==> flow/design.v <==
`timescale 1ns / 1ps
module bcdSubDigit(
    input  [3:0] a,
    input  [3:0] b,
    input  borrowIn,
    output reg [3:0] result,
    output reg     borrowOut
);
    wire [4:0] tempSubBinary = a - b - (borrowIn ? 1'b1 : 1'b0); 
    always @(*) begin
        if (tempSubBinary[4] == 1) begin
            borrowOut = 1;
            result = tempSubBinary + 10; 
        end else begin
            borrowOut = 0;
            result = tempSubBinary[3:0];
        end
    end
endmodule
`timescale 1ns / 1ps
module buttonSyncPulse(
    input  clk,
    input  resetPulse,
    input  button,
    output buttonPulse
);
    parameter DEBOUNCE_CLKS = 240000;
    reg [$clog2(DEBOUNCE_CLKS)-1:0] debounceCounter; 
    reg debouncedButton; 
    always @(posedge clk) begin
        if (~resetPulse) begin 
            debounceCounter <= 0;
            debouncedButton <= 1; 
        end else begin
            if (button != debouncedButton) begin
                if (debounceCounter == (DEBOUNCE_CLKS - 1)) begin
                    debouncedButton <= button; 
                    debounceCounter <= 0; 
                end else begin
                    debounceCounter <= debounceCounter + 1;
                end
            end else begin
                debounceCounter <= 0;
            end
        end
    end
    reg debouncedButtonSync1;
    reg debouncedButtonSync2; 
    always @(posedge clk) begin
        if (~resetPulse) begin 
            debouncedButtonSync1 <= 1;
            debouncedButtonSync2 <= 1;
        end else begin
            debouncedButtonSync1 <= debouncedButton;       
            debouncedButtonSync2 <= debouncedButtonSync1; 
        end
    end
    reg debouncedButtonSync2Delayed; 
    always @(posedge clk) begin
        if (~resetPulse) begin 
            debouncedButtonSync2Delayed <= 1;
        end else begin
            debouncedButtonSync2Delayed <= debouncedButtonSync2; 
        end
    end
    assign buttonPulse = !debouncedButtonSync2 && debouncedButtonSync2Delayed;
endmodule
`timescale 1ns / 1ps
module systemResetHandler(
    input  clk,
    input  reset,
    output resetPulse
);
    parameter DEBOUNCE_CLKS = 240000;
    reg [$clog2(DEBOUNCE_CLKS)-1:0] debounceCounter;
    reg debouncedReset;
    always @(posedge clk) begin 
        if (reset != debouncedReset) begin
            if (debounceCounter == (DEBOUNCE_CLKS - 1)) begin
                debouncedReset <= reset;
                debounceCounter <= 0;
            end else begin
                debounceCounter <= debounceCounter + 1;
            end
        end else begin
            debounceCounter <= 0;
        end
    end
    assign resetPulse = ~debouncedReset; 
endmodule
`timescale 1ns / 1ps
module SevenSegmentALU(
    input clk, 
    input reset,
    input onesBtn, 
    input tensBtn, 
    input hundredsBtn, 
    input sign, 
    input enter, 
    output [6:0] seg,
    output [3:0] anode 
);
    parameter DEBOUNCE_CLKS = 1000;
    wire resetPulse;
    systemResetHandler #(.DEBOUNCE_CLKS(DEBOUNCE_CLKS)) resetHandlerInstance (
        .clk(clk),
        .reset(reset),
        .resetPulse(resetPulse)
    );
    wire onesBtnPulse;
    buttonSyncPulse #(.DEBOUNCE_CLKS(DEBOUNCE_CLKS)) onesBtnGen (
        .clk(clk),
        .resetPulse(resetPulse), 
        .button(onesBtn),
        .buttonPulse(onesBtnPulse)
    );
    wire tensBtnPulse;
    buttonSyncPulse #(.DEBOUNCE_CLKS(DEBOUNCE_CLKS)) tensBtnGen (
        .clk(clk),
        .resetPulse(resetPulse), 
        .button(tensBtn),
        .buttonPulse(tensBtnPulse)
    );
    wire hundredsBtnPulse;
    buttonSyncPulse #(.DEBOUNCE_CLKS(DEBOUNCE_CLKS)) hundredsBtnGen (
        .clk(clk),
        .resetPulse(resetPulse), 
        .button(hundredsBtn),
        .buttonPulse(hundredsBtnPulse)
    );
    wire signPulse;
    buttonSyncPulse #(.DEBOUNCE_CLKS(DEBOUNCE_CLKS)) signBtnGen (
        .clk(clk),
        .resetPulse(resetPulse), 
        .button(sign),
        .buttonPulse(signPulse)
    );
    wire enterPulse;
    buttonSyncPulse #(.DEBOUNCE_CLKS(DEBOUNCE_CLKS)) enterBtnGen (
        .clk(clk),
        .resetPulse(resetPulse), 
        .button(enter),
        .buttonPulse(enterPulse)
    );
    reg [3:0] bcdOnes;
    reg [3:0] bcdTens;
    reg [3:0] bcdHundreds;
    reg [3:0] bcdThousands;
    wire numberOn; 
    wire finished; 
    reg [15:0] firstNumber;
    reg [15:0] secondNumber;
    reg [15:0] sum;
    reg [16:0] carry;
    reg [2:0] state;
    localparam STATE_INPUT_1        = 3'd0;
    localparam STATE_WAIT_1         = 3'd1;
    localparam STATE_INPUT_2        = 3'd2;
    localparam STATE_WAIT_2         = 3'd3;
    localparam STATE_CALC           = 3'd4;
    localparam STATE_UPDATE_DISPLAY = 3'd5;
    localparam STATE_DONE           = 3'd6;
    assign numberOn = (state == STATE_INPUT_2);
    assign finished = (state == STATE_DONE);
    wire [3:0] firstNumberThousandsVal  = firstNumber[15:12];
    wire [3:0] firstNumberHundredsVal = firstNumber[11:8];
    wire [3:0] firstNumberTensVal     = firstNumber[7:4];
    wire [3:0] firstNumberOnesVal     = firstNumber[3:0];
    wire [3:0] secondNumberThousandsVal = secondNumber[15:12];
    wire [3:0] secondNumberHundredsVal  = secondNumber[11:8];
    wire [3:0] secondNumberTensVal      = secondNumber[7:4];
    wire [3:0] secondNumberOnesVal      = secondNumber[3:0];
    reg [3:0] addResultOnes;
    reg [3:0] addResultTens;
    reg [3:0] addResultHundreds;
    reg carryOneAdd;
    reg carryTenAdd;
    reg carryHundredAdd;
    wire [15:0] sameSignCalculatedSum = {firstNumberThousandsVal, addResultHundreds, addResultTens, addResultOnes};
    always @(*) begin 
        if ((firstNumberOnesVal + secondNumberOnesVal) > 9) begin
            addResultOnes = firstNumberOnesVal + secondNumberOnesVal + 6;
            carryOneAdd = 1;
        end else begin
            addResultOnes = firstNumberOnesVal + secondNumberOnesVal;
            carryOneAdd = 0;
        end
        if ((firstNumberTensVal + secondNumberTensVal + carryOneAdd) > 9) begin
            addResultTens = firstNumberTensVal + secondNumberTensVal + carryOneAdd + 6;
            carryTenAdd = 1;
        end else begin
            addResultTens = firstNumberTensVal + secondNumberTensVal + carryOneAdd;
            carryTenAdd = 0;
        end
        if ((firstNumberHundredsVal + secondNumberHundredsVal + carryTenAdd) > 9) begin
            addResultHundreds = firstNumberHundredsVal + secondNumberHundredsVal + carryTenAdd + 6;
            carryHundredAdd = 1;
        end else begin
            addResultHundreds = firstNumberHundredsVal + secondNumberHundredsVal + carryTenAdd;
            carryHundredAdd = 0;
        end
    end
    wire isFirstMagnitudeGreater = (firstNumber[11:0] > secondNumber[11:0]);
    wire areMagnitudesEqual      = (firstNumber[11:0] == secondNumber[11:0]);
    wire [3:0] largerMagnitudeHundreds  = isFirstMagnitudeGreater ? firstNumberHundredsVal : secondNumberHundredsVal;
    wire [3:0] largerMagnitudeTens      = isFirstMagnitudeGreater ? firstNumberTensVal     : secondNumberTensVal;
    wire [3:0] largerMagnitudeOnes      = isFirstMagnitudeGreater ? firstNumberOnesVal     : secondNumberOnesVal;
    wire [3:0] smallerMagnitudeHundreds = isFirstMagnitudeGreater ? secondNumberHundredsVal : firstNumberHundredsVal;
    wire [3:0] smallerMagnitudeTens     = isFirstMagnitudeGreater ? secondNumberTensVal     : firstNumberTensVal;
    wire [3:0] smallerMagnitudeOnes     = isFirstMagnitudeGreater ? secondNumberOnesVal     : firstNumberOnesVal;
    wire [3:0] resultMagnitudeHundreds, resultMagnitudeTens, resultMagnitudeOnes;
    wire borrowOutOnes, borrowOutTens, borrowOutHundreds;
    bcdSubDigit subOnesInstance (
        .a(largerMagnitudeOnes),
        .b(smallerMagnitudeOnes),
        .borrowIn(1'b0),
        .result(resultMagnitudeOnes),
        .borrowOut(borrowOutOnes)
    );
    bcdSubDigit subTensInstance (
        .a(largerMagnitudeTens),
        .b(smallerMagnitudeTens),
        .borrowIn(borrowOutOnes),
        .result(resultMagnitudeTens),
        .borrowOut(borrowOutTens)
    );
    bcdSubDigit subHundredsInstance (
        .a(largerMagnitudeHundreds),
        .b(smallerMagnitudeHundreds),
        .borrowIn(borrowOutTens),
        .result(resultMagnitudeHundreds),
        .borrowOut(borrowOutHundreds)
    );
    wire [3:0] finalSumSign = areMagnitudesEqual ? 15 : (isFirstMagnitudeGreater ? firstNumberThousandsVal : secondNumberThousandsVal);
    wire [15:0] differentSignCalculatedSum = {finalSumSign, resultMagnitudeHundreds, resultMagnitudeTens, resultMagnitudeOnes};
    always @(posedge clk) begin
        if (~resetPulse) begin
            bcdOnes <= 0;
            bcdTens <= 0;
            bcdHundreds <= 0;
            bcdThousands <= 15;
            firstNumber <= 0;
            secondNumber <= 0;
            sum <= 0;
            carry <= 0;
            state <= STATE_INPUT_1;
        end else begin
            case (state)
                STATE_INPUT_1: begin
                    if (enterPulse) begin
                        firstNumber <= {bcdThousands, bcdHundreds, bcdTens, bcdOnes};
                        state <= STATE_WAIT_1;
                    end else begin
                        if (onesBtnPulse) begin
                            if (bcdOnes == 9) begin
                                bcdOnes <= 0;
                            end else begin
                                bcdOnes <= bcdOnes + 1;
                            end
                        end
                        if (tensBtnPulse) begin
                            if (bcdTens == 9) begin
                                bcdTens <= 0;
                            end else begin
                                bcdTens <= bcdTens + 1;
                            end
                        end
                        if (hundredsBtnPulse) begin
                            if (bcdHundreds == 9) begin
                                bcdHundreds <= 0;
                            end else begin
                                bcdHundreds <= bcdHundreds + 1;
                            end
                        end
                        if (signPulse) begin
                            case(bcdThousands)
                                15: bcdThousands <= 14;
                                14: bcdThousands <= 15;
                                default: bcdThousands <= 15;
                            endcase
                        end
                    end
                end
                STATE_WAIT_1: begin
                    if (~enter) begin
                        bcdOnes <= 0;
                        bcdTens <= 0;
                        bcdHundreds <= 0;
                        bcdThousands <= 15;
                        state <= STATE_INPUT_2;
                    end
                end
                STATE_INPUT_2: begin
                    if (enterPulse) begin
                        secondNumber <= {bcdThousands, bcdHundreds, bcdTens, bcdOnes};
                        state <= STATE_WAIT_2;
                    end else begin
                        if (onesBtnPulse) begin
                            if (bcdOnes == 9) begin
                                bcdOnes <= 0;
                            end else begin
                                bcdOnes <= bcdOnes + 1;
                            end
                        end
                        if (tensBtnPulse) begin
                            if (bcdTens == 9) begin
                                bcdTens <= 0;
                            end else begin
                                bcdTens <= bcdTens + 1;
                            end
                        end
                        if (hundredsBtnPulse) begin
                            if (bcdHundreds == 9) begin
                                bcdHundreds <= 0;
                            end else begin
                                bcdHundreds <= bcdHundreds + 1;
                            end
                        end
                        if (signPulse) begin
                            case(bcdThousands)
                                15: bcdThousands <= 14;
                                14: bcdThousands <= 15;
                                default: bcdThousands <= 15;
                            endcase
                        end
                    end
                end
                STATE_WAIT_2: begin
                    if (~enter) begin
                        state <= STATE_CALC;
                    end
                end
                STATE_CALC: begin
                    if (firstNumberThousandsVal == secondNumberThousandsVal) begin
                        sum <= sameSignCalculatedSum;
                        carry[16] <= carryHundredAdd;
                    end else begin 
                        sum <= differentSignCalculatedSum;
                        carry <= 0;
                    end
                    state <= STATE_UPDATE_DISPLAY;
                end
                STATE_UPDATE_DISPLAY: begin
                    bcdOnes <= sum[3:0];
                    bcdTens <= sum[7:4];
                    bcdHundreds <= sum[11:8];
                    bcdThousands <= sum[15:12];
                    state <= STATE_DONE;
                end
                STATE_DONE: begin
                end
            endcase
        end
    end
    parameter MUX_COUNT_MAX = 3000;
    reg [11:0] muxClkCounter;
    reg muxPulse;
    reg [1:0] digitSelector;
    reg [3:0] currentDisplayBcd;
    reg [3:0] anodeOutputReg;
    assign anode = anodeOutputReg;
    always @(posedge clk) begin
        if (~resetPulse) begin
            muxClkCounter <= 0;
            muxPulse <= 0;
            digitSelector <= 0;
            anodeOutputReg <= 4'b1111;
            currentDisplayBcd <= 0;
        end else begin
            if (muxClkCounter == MUX_COUNT_MAX - 1) begin
                muxClkCounter <= 0;
                muxPulse <= 1;
                digitSelector <= digitSelector + 1;
            end else begin
                muxClkCounter <= muxClkCounter + 1;
                muxPulse <= 0;
            end
            if (muxPulse) begin
                case (digitSelector)
                    2'd0: begin
                        anodeOutputReg <= 4'b1110;
                        currentDisplayBcd <= bcdOnes;
                    end
                    2'd1: begin
                        anodeOutputReg <= 4'b1101;
                        currentDisplayBcd <= bcdTens;
                    end
                    2'd2: begin
                        anodeOutputReg <= 4'b1011;
                        currentDisplayBcd <= bcdHundreds;
                    end
                    2'd3: begin
                        anodeOutputReg <= 4'b0111;
                        currentDisplayBcd <= bcdThousands;
                    end
                endcase
            end
        end
    end
    reg [6:0] segOutReg;
    assign seg = segOutReg;
    always @(*) begin
        case(currentDisplayBcd)
            4'b0000: segOutReg = 7'b0111111;
            4'b0001: segOutReg = 7'b0000110;
            4'b0010: segOutReg = 7'b1011011;
            4'b0011: segOutReg = 7'b1001111;
            4'b0100: segOutReg = 7'b1100110;
            4'b0101: segOutReg = 7'b1101101;
            4'b0110: segOutReg = 7'b1111101;
            4'b0111: segOutReg = 7'b0000111;
            4'b1000: segOutReg = 7'b1111111;
            4'b1001: segOutReg = 7'b1101111;
            4'b1110: segOutReg = 7'b1000000;
            4'b1111: segOutReg = 7'b0000000;
            default: segOutReg = 7'b0000000;
        endcase
    end
endmodule
---- Tool chain data of SevenSegmentALU ----
Tool output for the design above, in the order of the flow.
Lines are those of the file above, counted from 1.
Not given: -
set-up
  top module .............................. SevenSegmentALU
  clock port .............................. clk
  library ................................. sky130hd
  corner .................................. tt_025C_1v80

---- After elaboration ----
Source: Yosys, flattened and elaborated, memories not mapped. Widths are those after wreduce. Print and check cells do not count.
Yosys's memory passes give these memory sizes; they may raise the number of words (mostly to a power of two), join words into wider ones and drop unused or constant bits.
bit counts
  register bits ........................... 171
  bits in latches ......................... 0
  bits in writable memories ............... 0
  bits in read-only memories .............. 112
  word width x clocked read ports ......... 7
  memories ................................ 1
  input port bits ......................... 7
  output and inout port bits .............. 11
  word-level cells ........................ 203
memories
  name             depth  width  read ports  wr ports  line  RTL
  (no name shown)  16     7      1           0         403   case(currentDisplayBcd)
operators by class
  add/subtract/negate cells ............... 32
  $mul .................................... 0
  divide/modulo/power cells ............... 0
  $lt $le $gt $ge ......................... 4
  eq/ne operators ......................... 36
  shifts and indexed selects .............. 0
  mux-type cells .......................... 49
  bitwise gates (word level) .............. 6
  reductions and logical operators ........ 35
operators with widths
  operator                                                        count
  2-to-1 mux 4 bit                                                29
  adder 10 x 1 -> 10 bit (second input constant)                  6
  equality test 10 bit (second input constant)                    6
  parallel mux 4 bit (select 3 bit)                               4
  parallel mux 4 bit (select 4 bit)                               2
  parallel mux 3 bit (select 6 bit)                               1
  AND reduction 2 bit                                             8
  equality test 4 bit (second input constant)                     4
  AND reduction 4 bit                                             4
  2-to-1 mux 16 bit                                               1
  OR reduction 3 bit                                              5
  adder 4 x 4 -> 5 bit                                            3
  subtractor 4 x 4 -> 5 bit                                       3
  adder 12 x 1 -> 12 bit (second input constant)                  1
  greater-than comparator 12 bit                                  1
  equality test 12 bit                                            1
  equality test 12 bit (second input constant)                    1
  inequality test 2 x 1 -> 1 bit (second input constant)          6
  adder 4 x 1 -> 4 bit (second input constant)                    3
  adder 4 x 3 -> 4 bit (second input constant)                    3
  adder 4 bit                                                     3
  adder 4 bit (second input constant)                             3
  adder 5 x 1 -> 6 bit                                            2
  greater-than comparator 6 x 4 -> 1 bit (second input constant)  2
  2-to-1 mux 3 bit                                                4
  subtractor 5 x 1 -> 5 bit                                       2
  adder 4 x 1 -> 4 bit                                            2
  2-to-1 mux 1 bit                                                8
Other operator kinds: 19; their cells: 44.

---- Logic depth ----
Depth = most cells in a row (Yosys ltp): at word level without a register or memory, in the mapped netlist without a sequential cell, where the memories' decode and read muxes count.
depth
  depth in word-level cells ............... 12
  ABC_AREA ................................ 1
  gate-level depth with buffers ........... 42
  gate-level depth less buffers ........... 41

---- After synthesis ----
Yosys stat after the flow's synthesis: flattened, memories mapped to cells. It holds for the ABC_AREA given above (unset counts as 0); a run with the other value may have another netlist.
The area totals of this step are shown rounded.
cell types
  type                       count  area in all (µm²)
  sky130_fd_sc_hd__dfxtp_1   180    3.6E+03
  sky130_fd_sc_hd__nand2_1   203    761.981
  sky130_fd_sc_hd__ha_1      57     713.184
  sky130_fd_sc_hd__a21oi_1   137    685.658
  sky130_fd_sc_hd__inv_1     179    671.894
  sky130_fd_sc_hd__o21ai_0   102    510.49
  sky130_fd_sc_hd__nor2_1    98     367.853
  sky130_fd_sc_hd__nand3_1   57     285.274
  sky130_fd_sc_hd__fa_1      9      180.173
  sky130_fd_sc_hd__xor2_1    15     131.376
  sky130_fd_sc_hd__nand4_1   18     112.608
  sky130_fd_sc_hd__nor3_1    22     110.106
  sky130_fd_sc_hd__or2_2     17     106.352
  sky130_fd_sc_hd__o211ai_1  14     105.101
  sky130_fd_sc_hd__nor3b_1   13     97.594
  sky130_fd_sc_hd__clkbuf_1  24     90.086
  sky130_fd_sc_hd__xnor2_1   9      78.826
  sky130_fd_sc_hd__a31oi_1   9      56.304
Not listed: further types 33, cells in them 67.
synthesis totals
  cells in the netlist .................... 1230
  mapped area ............................. 9220 µm²
  sequential part of the area ............. 3630 µm²
  flip-flop cells ......................... 181
  buffers ................................. 28

---- Path before layout ----
Source: OpenSTA report_checks on the synthesized netlist (no wires, ideal clock, input and output delay 20% of the period each), path of least setup slack; recovery checks are left aside. Register names are those of the netlist, which keeps one name where synthesis merged equal registers.
path post-synthesis
  path type ............................... register to register
  start point ............................. register secondNumber[1]
  end point ............................... register sum[11]
  clock period ............................ 10.0 ns
  setup time .............................. 0.070 ns
  time at the first pin ................... 0.000 ns
  arrival time ............................ 4.903 ns
  data required time ...................... 9.930 ns
  setup slack ............................. 5.027 ns
  path delay .............................. 4.973 ns
  driving pins on the path ................ 33
  buffers on the path ..................... 1
  period reached after synthesis .......... 4.973 ns
"path delay" is the arrival time less input delay plus setup time.
"driving pins on the path" counts driving pins, that of a launching flip-flop among them; a cell with two outputs on the path counts twice.
"period reached after synthesis" is the clock period less the worst setup slack; recovery checks do not enter. This is arithmetic on one report: input and output delays are still those of the set period (20% each).
The rows between start and end are the longest chain of elaborated cells between them; the timing report does not say that the signal goes this way. Where chains are equally long, one stands for them.
Each line given opens the expression or statement behind the cell; cells for indexed reads and writes are added by Yosys, which also makes memories of some case tables.
At most two assigning lines are given for a register; there are more.
on the way, post-synthesis
  cell sequence ........................... sky130_fd_sc_hd__dfxtp_1 -> sky130_fd_sc_hd__inv_1 -> sky130_fd_sc_hd__ha_1 -> sky130_fd_sc_hd__inv_1 -> sky130_fd_sc_hd__nor3_2 -> sky130_fd_sc_hd__nand3b_2 -> sky130_fd_sc_hd__nand2_4 -> sky130_fd_sc_hd__buf_8 -> sky130_fd_sc_hd__nand2_2 -> sky130_fd_sc_hd__and2_1 -> sky130_fd_sc_hd__ha_1 -> sky130_fd_sc_hd__inv_1 -> sky130_fd_sc_hd__nand3_2 -> sky130_fd_sc_hd__nand2_1 -> sky130_fd_sc_hd__nand3_2 -> sky130_fd_sc_hd__inv_2 -> sky130_fd_sc_hd__fa_1 -> sky130_fd_sc_hd__inv_1 -> sky130_fd_sc_hd__fa_1 -> sky130_fd_sc_hd__nor2_1 -> sky130_fd_sc_hd__inv_1 -> sky130_fd_sc_hd__a21oi_1 -> sky130_fd_sc_hd__nand3_1 -> sky130_fd_sc_hd__nand2_2 -> sky130_fd_sc_hd__inv_1 -> sky130_fd_sc_hd__fa_1 -> sky130_fd_sc_hd__inv_1 -> sky130_fd_sc_hd__fa_1 -> sky130_fd_sc_hd__ha_1 -> sky130_fd_sc_hd__nand3b_1 -> sky130_fd_sc_hd__nand3_1 -> sky130_fd_sc_hd__nand3_1 -> sky130_fd_sc_hd__a21oi_1
  cells in the longest elaborated chain ... 12
  elaborated cells on any way between the ends .. 30
  those cells by class .................... add/sub (11); compare (4); mux (15)
ends and longest elaborated chain, post-synthesis
  element                         line  RTL
  from (decl)                     152   reg [15:0] secondNumber;
  from (assign)                   243   secondNumber <= 0;
  from (assign)                   295   secondNumber <= {bcdThousands, bcdHundreds, bcdTens, bcdOnes};
  greater-than comparator 12 bit  203   wire isFirstMagnitudeGreater = (firstNumber[11:0] > secondNumber[11:0]);
  2-to-1 mux 4 bit                207   wire [3:0] largerMagnitudeOnes      = isFirstMagnitudeGreater ? firstNumberOnesVal     : secondNumberOnesVal;
  subtractor 4 x 4 -> 5 bit       9     wire [4:0] tempSubBinary = a - b - (borrowIn ? 1'b1 : 1'b0);
  2-to-1 mux 1 bit                11    if (tempSubBinary[4] == 1) begin
  2-to-1 mux 1 bit                9
  subtractor 5 x 1 -> 5 bit       9
  2-to-1 mux 1 bit                11
  2-to-1 mux 1 bit                9
  subtractor 5 x 1 -> 5 bit       9
  adder 4 bit                     13    result = tempSubBinary + 10;
  2-to-1 mux 4 bit                11
  2-to-1 mux 16 bit               334   if (firstNumberThousandsVal == secondNumberThousandsVal) begin
  to (assign)                     335   sum <= sameSignCalculatedSum;
  to (assign)                     338   sum <= differentSignCalculatedSum;
  to (decl)                       153   reg [15:0] sum;

---- Path in the finished layout ----
From the final timing report of run 1: the path of least setup slack in the routed layout; clock arrival at registers is part of the times.
path after layout
  path type ............................... register to register
  start point ............................. register secondNumber[11]
  end point ............................... register sum[9]
  clock period ............................ 3.65 ns
  setup time .............................. 0.06 ns
  time at the first pin ................... 0.43 ns
  arrival time ............................ 5.08 ns
  data required time ...................... 4.02 ns
  setup slack ............................. -1.06 ns
  driving pins on the path ................ 37
  buffers on the path ..................... 1
The rows between start and end are the longest chain of elaborated cells between them; the timing report does not say that the signal goes this way. Where chains are equally long, one stands for them.
At most two assigning lines are given for a register; there are more.
on the way, after layout
  cell sequence ........................... sky130_fd_sc_hd__dfxtp_4 -> sky130_fd_sc_hd__inv_4 -> sky130_fd_sc_hd__ha_4 -> sky130_fd_sc_hd__a21o_1 -> sky130_fd_sc_hd__nor2_4 -> sky130_fd_sc_hd__nand3_4 -> sky130_fd_sc_hd__nand2_8 -> sky130_fd_sc_hd__buf_12 -> sky130_fd_sc_hd__nand2_4 -> sky130_fd_sc_hd__and2_4 -> sky130_fd_sc_hd__ha_4 -> sky130_fd_sc_hd__inv_2 -> sky130_fd_sc_hd__nand3_2 -> sky130_fd_sc_hd__nand2_2 -> sky130_fd_sc_hd__nand3_2 -> sky130_fd_sc_hd__inv_2 -> sky130_fd_sc_hd__fa_2 -> sky130_fd_sc_hd__inv_2 -> sky130_fd_sc_hd__fa_2 -> sky130_fd_sc_hd__nor2_1 -> sky130_fd_sc_hd__inv_1 -> sky130_fd_sc_hd__a21oi_2 -> sky130_fd_sc_hd__inv_1 -> sky130_fd_sc_hd__nand2_1 -> sky130_fd_sc_hd__nand2_2 -> sky130_fd_sc_hd__inv_2 -> sky130_fd_sc_hd__fa_2 -> sky130_fd_sc_hd__inv_2 -> sky130_fd_sc_hd__fa_2 -> sky130_fd_sc_hd__nor2_1 -> sky130_fd_sc_hd__inv_1 -> sky130_fd_sc_hd__a21oi_2 -> sky130_fd_sc_hd__nand3_2 -> sky130_fd_sc_hd__nand2_2 -> sky130_fd_sc_hd__xor2_1 -> sky130_fd_sc_hd__nand2_1 -> sky130_fd_sc_hd__a21oi_2
  cells in the longest elaborated chain ... 12
  elaborated cells on any way between the ends .. 23
  those cells by class .................... add/sub (8); compare (2); mux (13)
ends and longest elaborated chain, after layout
  element                         line  RTL
  from (decl)                     152   reg [15:0] secondNumber;
  from (assign)                   243   secondNumber <= 0;
  from (assign)                   295   secondNumber <= {bcdThousands, bcdHundreds, bcdTens, bcdOnes};
  greater-than comparator 12 bit  203   wire isFirstMagnitudeGreater = (firstNumber[11:0] > secondNumber[11:0]);
  2-to-1 mux 4 bit                207   wire [3:0] largerMagnitudeOnes      = isFirstMagnitudeGreater ? firstNumberOnesVal     : secondNumberOnesVal;
  subtractor 4 x 4 -> 5 bit       9     wire [4:0] tempSubBinary = a - b - (borrowIn ? 1'b1 : 1'b0);
  2-to-1 mux 1 bit                11    if (tempSubBinary[4] == 1) begin
  2-to-1 mux 1 bit                9
  subtractor 5 x 1 -> 5 bit       9
  2-to-1 mux 1 bit                11
  2-to-1 mux 1 bit                9
  subtractor 5 x 1 -> 5 bit       9
  adder 4 bit                     13    result = tempSubBinary + 10;
  2-to-1 mux 4 bit                11
  2-to-1 mux 16 bit               334   if (firstNumberThousandsVal == secondNumberThousandsVal) begin
  to (assign)                     335   sum <= sameSignCalculatedSum;
  to (assign)                     338   sum <= differentSignCalculatedSum;
  to (decl)                       153   reg [15:0] sum;

FLOW RESULTS
============

Below are 6 stored runs of the flow (Yosys, OpenROAD; platform sky130hd) on SevenSegmentALU, each with its settings and what was measured, unordered. Constraints: input delay and output delay 20% of the set period each, output load 0.01 pF.
"achieved period": clock period set for the run, less the worst setup slack. It is reckoned from that one timing run; input and output delays stay at 20% of the period that was set.
"worst path time" means the part of the period allowed to the worst setup path (the constraints hold back 20% at inputs and 20% at outputs) less its slack; where the path has registers, the arrival times of their clocks count too.
By "power consumption" is meant OpenSTA's value without simulated activity: inputs other than the clock are taken to toggle once in ten clock periods, and the tool carries that through the logic.
The measured numbers are rounded.

---- run 1 ----
settings
  ABC_AREA = 1
  CAP_MARGIN = 5
  CELL_PAD_IN_SITES_GLOBAL_PLACEMENT = 2
  CORE_ASPECT_RATIO = 1.21
  CORE_MARGIN = 5
  CORE_UTILIZATION = 30
  CTS_CLUSTER_DIAMETER = 305
  CTS_CLUSTER_SIZE = 37
  GPL_TIMING_DRIVEN = 0
  PLACE_DENSITY = 0.78
  SLEW_MARGIN = 5
  TNS_END_PERCENT = 95
  period_ns = 3.65
results
  area of the synthesized netlist ......... 9220 µm²
  total die area .......................... 34300 µm²
  std-cell area (final layout) ............ 11100 µm²
  final design utilization ................ 0.367
  setup slack of the worst path ........... -1.06 ns
  total negative slack .................... -3.60 ns
  worst hold slack in the final report .... 0.410 ns
  power consumption ....................... 0.00389 W
  achieved period ......................... 4.705 ns
  worst path time ......................... 4.71 ns
  worst setup path kind ................... register to register

---- run 2 ----
settings
  CORE_UTILIZATION = 40
  period_ns = 10.0
  CAP_MARGIN = 20
  CORE_MARGIN = 2
  SLEW_MARGIN = 20
results
  area of the synthesized netlist ......... 9120 µm²
  total die area .......................... 24000 µm²
  std-cell area (final layout) ............ 10100 µm²
  final design utilization ................ 0.45
  setup slack of the worst path ........... 3.87 ns
  total negative slack .................... 0.000 ns
  worst hold slack in the final report .... 0.412 ns
  power consumption ....................... 0.00141 W
  achieved period ......................... 6.133 ns
  worst path time ......................... 6.13 ns
  worst setup path kind ................... register to register

---- run 3 ----
settings
  ABC_AREA = 0
  CAP_MARGIN = 5
  CELL_PAD_IN_SITES_GLOBAL_PLACEMENT = 2
  CORE_ASPECT_RATIO = 1.21
  CORE_UTILIZATION = 31
  CTS_CLUSTER_SIZE = 41
  GPL_TIMING_DRIVEN = 1
  HOLD_SLACK_MARGIN = 0.08
  PLACE_DENSITY_LB_ADDON = 0.1
  SLEW_MARGIN = 0
  TNS_END_PERCENT = 95
  period_ns = 3.65
  CORE_MARGIN = 2
results
  area of the synthesized netlist ......... 9120 µm²
  total die area .......................... 30800 µm²
  std-cell area (final layout) ............ 11100 µm²
  final design utilization ................ 0.382
  setup slack of the worst path ........... -1.28 ns
  total negative slack .................... -5.25 ns
  worst hold slack in the final report .... 0.411 ns
  power consumption ....................... 0.00388 W
  achieved period ......................... 4.925 ns
  worst path time ......................... 4.93 ns
  worst setup path kind ................... register to register

---- run 4 ----
settings
  ABC_AREA = 1
  CAP_MARGIN = 30
  CELL_PAD_IN_SITES_DETAIL_PLACEMENT = 2
  CELL_PAD_IN_SITES_GLOBAL_PLACEMENT = 1
  CORE_MARGIN = 4
  CTS_CLUSTER_SIZE = 43
  GPL_ROUTABILITY_DRIVEN = 1
  GPL_TIMING_DRIVEN = 0
  HOLD_SLACK_MARGIN = 0.21
  MIN_ROUTING_LAYER = met2
  SETUP_SLACK_MARGIN = 0.7
  SLEW_MARGIN = 35
  TNS_END_PERCENT = 35
  period_ns = 10.0
  CORE_UTILIZATION = 40
results
  area of the synthesized netlist ......... 9220 µm²
  total die area .......................... 25500 µm²
  std-cell area (final layout) ............ 10300 µm²
  final design utilization ................ 0.456
  setup slack of the worst path ........... 4.14 ns
  total negative slack .................... 0.000 ns
  worst hold slack in the final report .... 0.422 ns
  power consumption ....................... 0.00141 W
  achieved period ......................... 5.864 ns
  worst path time ......................... 5.86 ns
  worst setup path kind ................... register to register

---- run 5 ----
settings
  CAP_MARGIN = 15
  CELL_PAD_IN_SITES_DETAIL_PLACEMENT = 1
  CORE_MARGIN = 3
  CORE_UTILIZATION = 31
  CTS_CLUSTER_DIAMETER = 227
  CTS_CLUSTER_SIZE = 87
  GPL_TIMING_DRIVEN = 0
  PLACE_DENSITY_LB_ADDON = 0.19
  SETUP_SLACK_MARGIN = 2.06
  period_ns = 8.45
  SLEW_MARGIN = 20
results
  area of the synthesized netlist ......... 9120 µm²
  total die area .......................... 31500 µm²
  std-cell area (final layout) ............ 10400 µm²
  final design utilization ................ 0.36
  setup slack of the worst path ........... 2.52 ns
  total negative slack .................... 0.000 ns
  worst hold slack in the final report .... 0.414 ns
  power consumption ....................... 0.00162 W
  achieved period ......................... 5.928 ns
  worst path time ......................... 5.93 ns
  worst setup path kind ................... register to register

---- run 6 ----
settings
  CORE_UTILIZATION = 40
  period_ns = 4.24
  CAP_MARGIN = 20
  CORE_MARGIN = 2
  SLEW_MARGIN = 20
results
  area of the synthesized netlist ......... 9120 µm²
  total die area .......................... 24000 µm²
  std-cell area (final layout) ............ 11000 µm²
  final design utilization ................ 0.489
  setup slack of the worst path ........... -0.694 ns
  total negative slack .................... -1.86 ns
  worst hold slack in the final report .... 0.413 ns
  power consumption ....................... 0.00339 W
  achieved period ......................... 4.934 ns
  worst path time ......................... 4.93 ns
  worst setup path kind ................... register to register
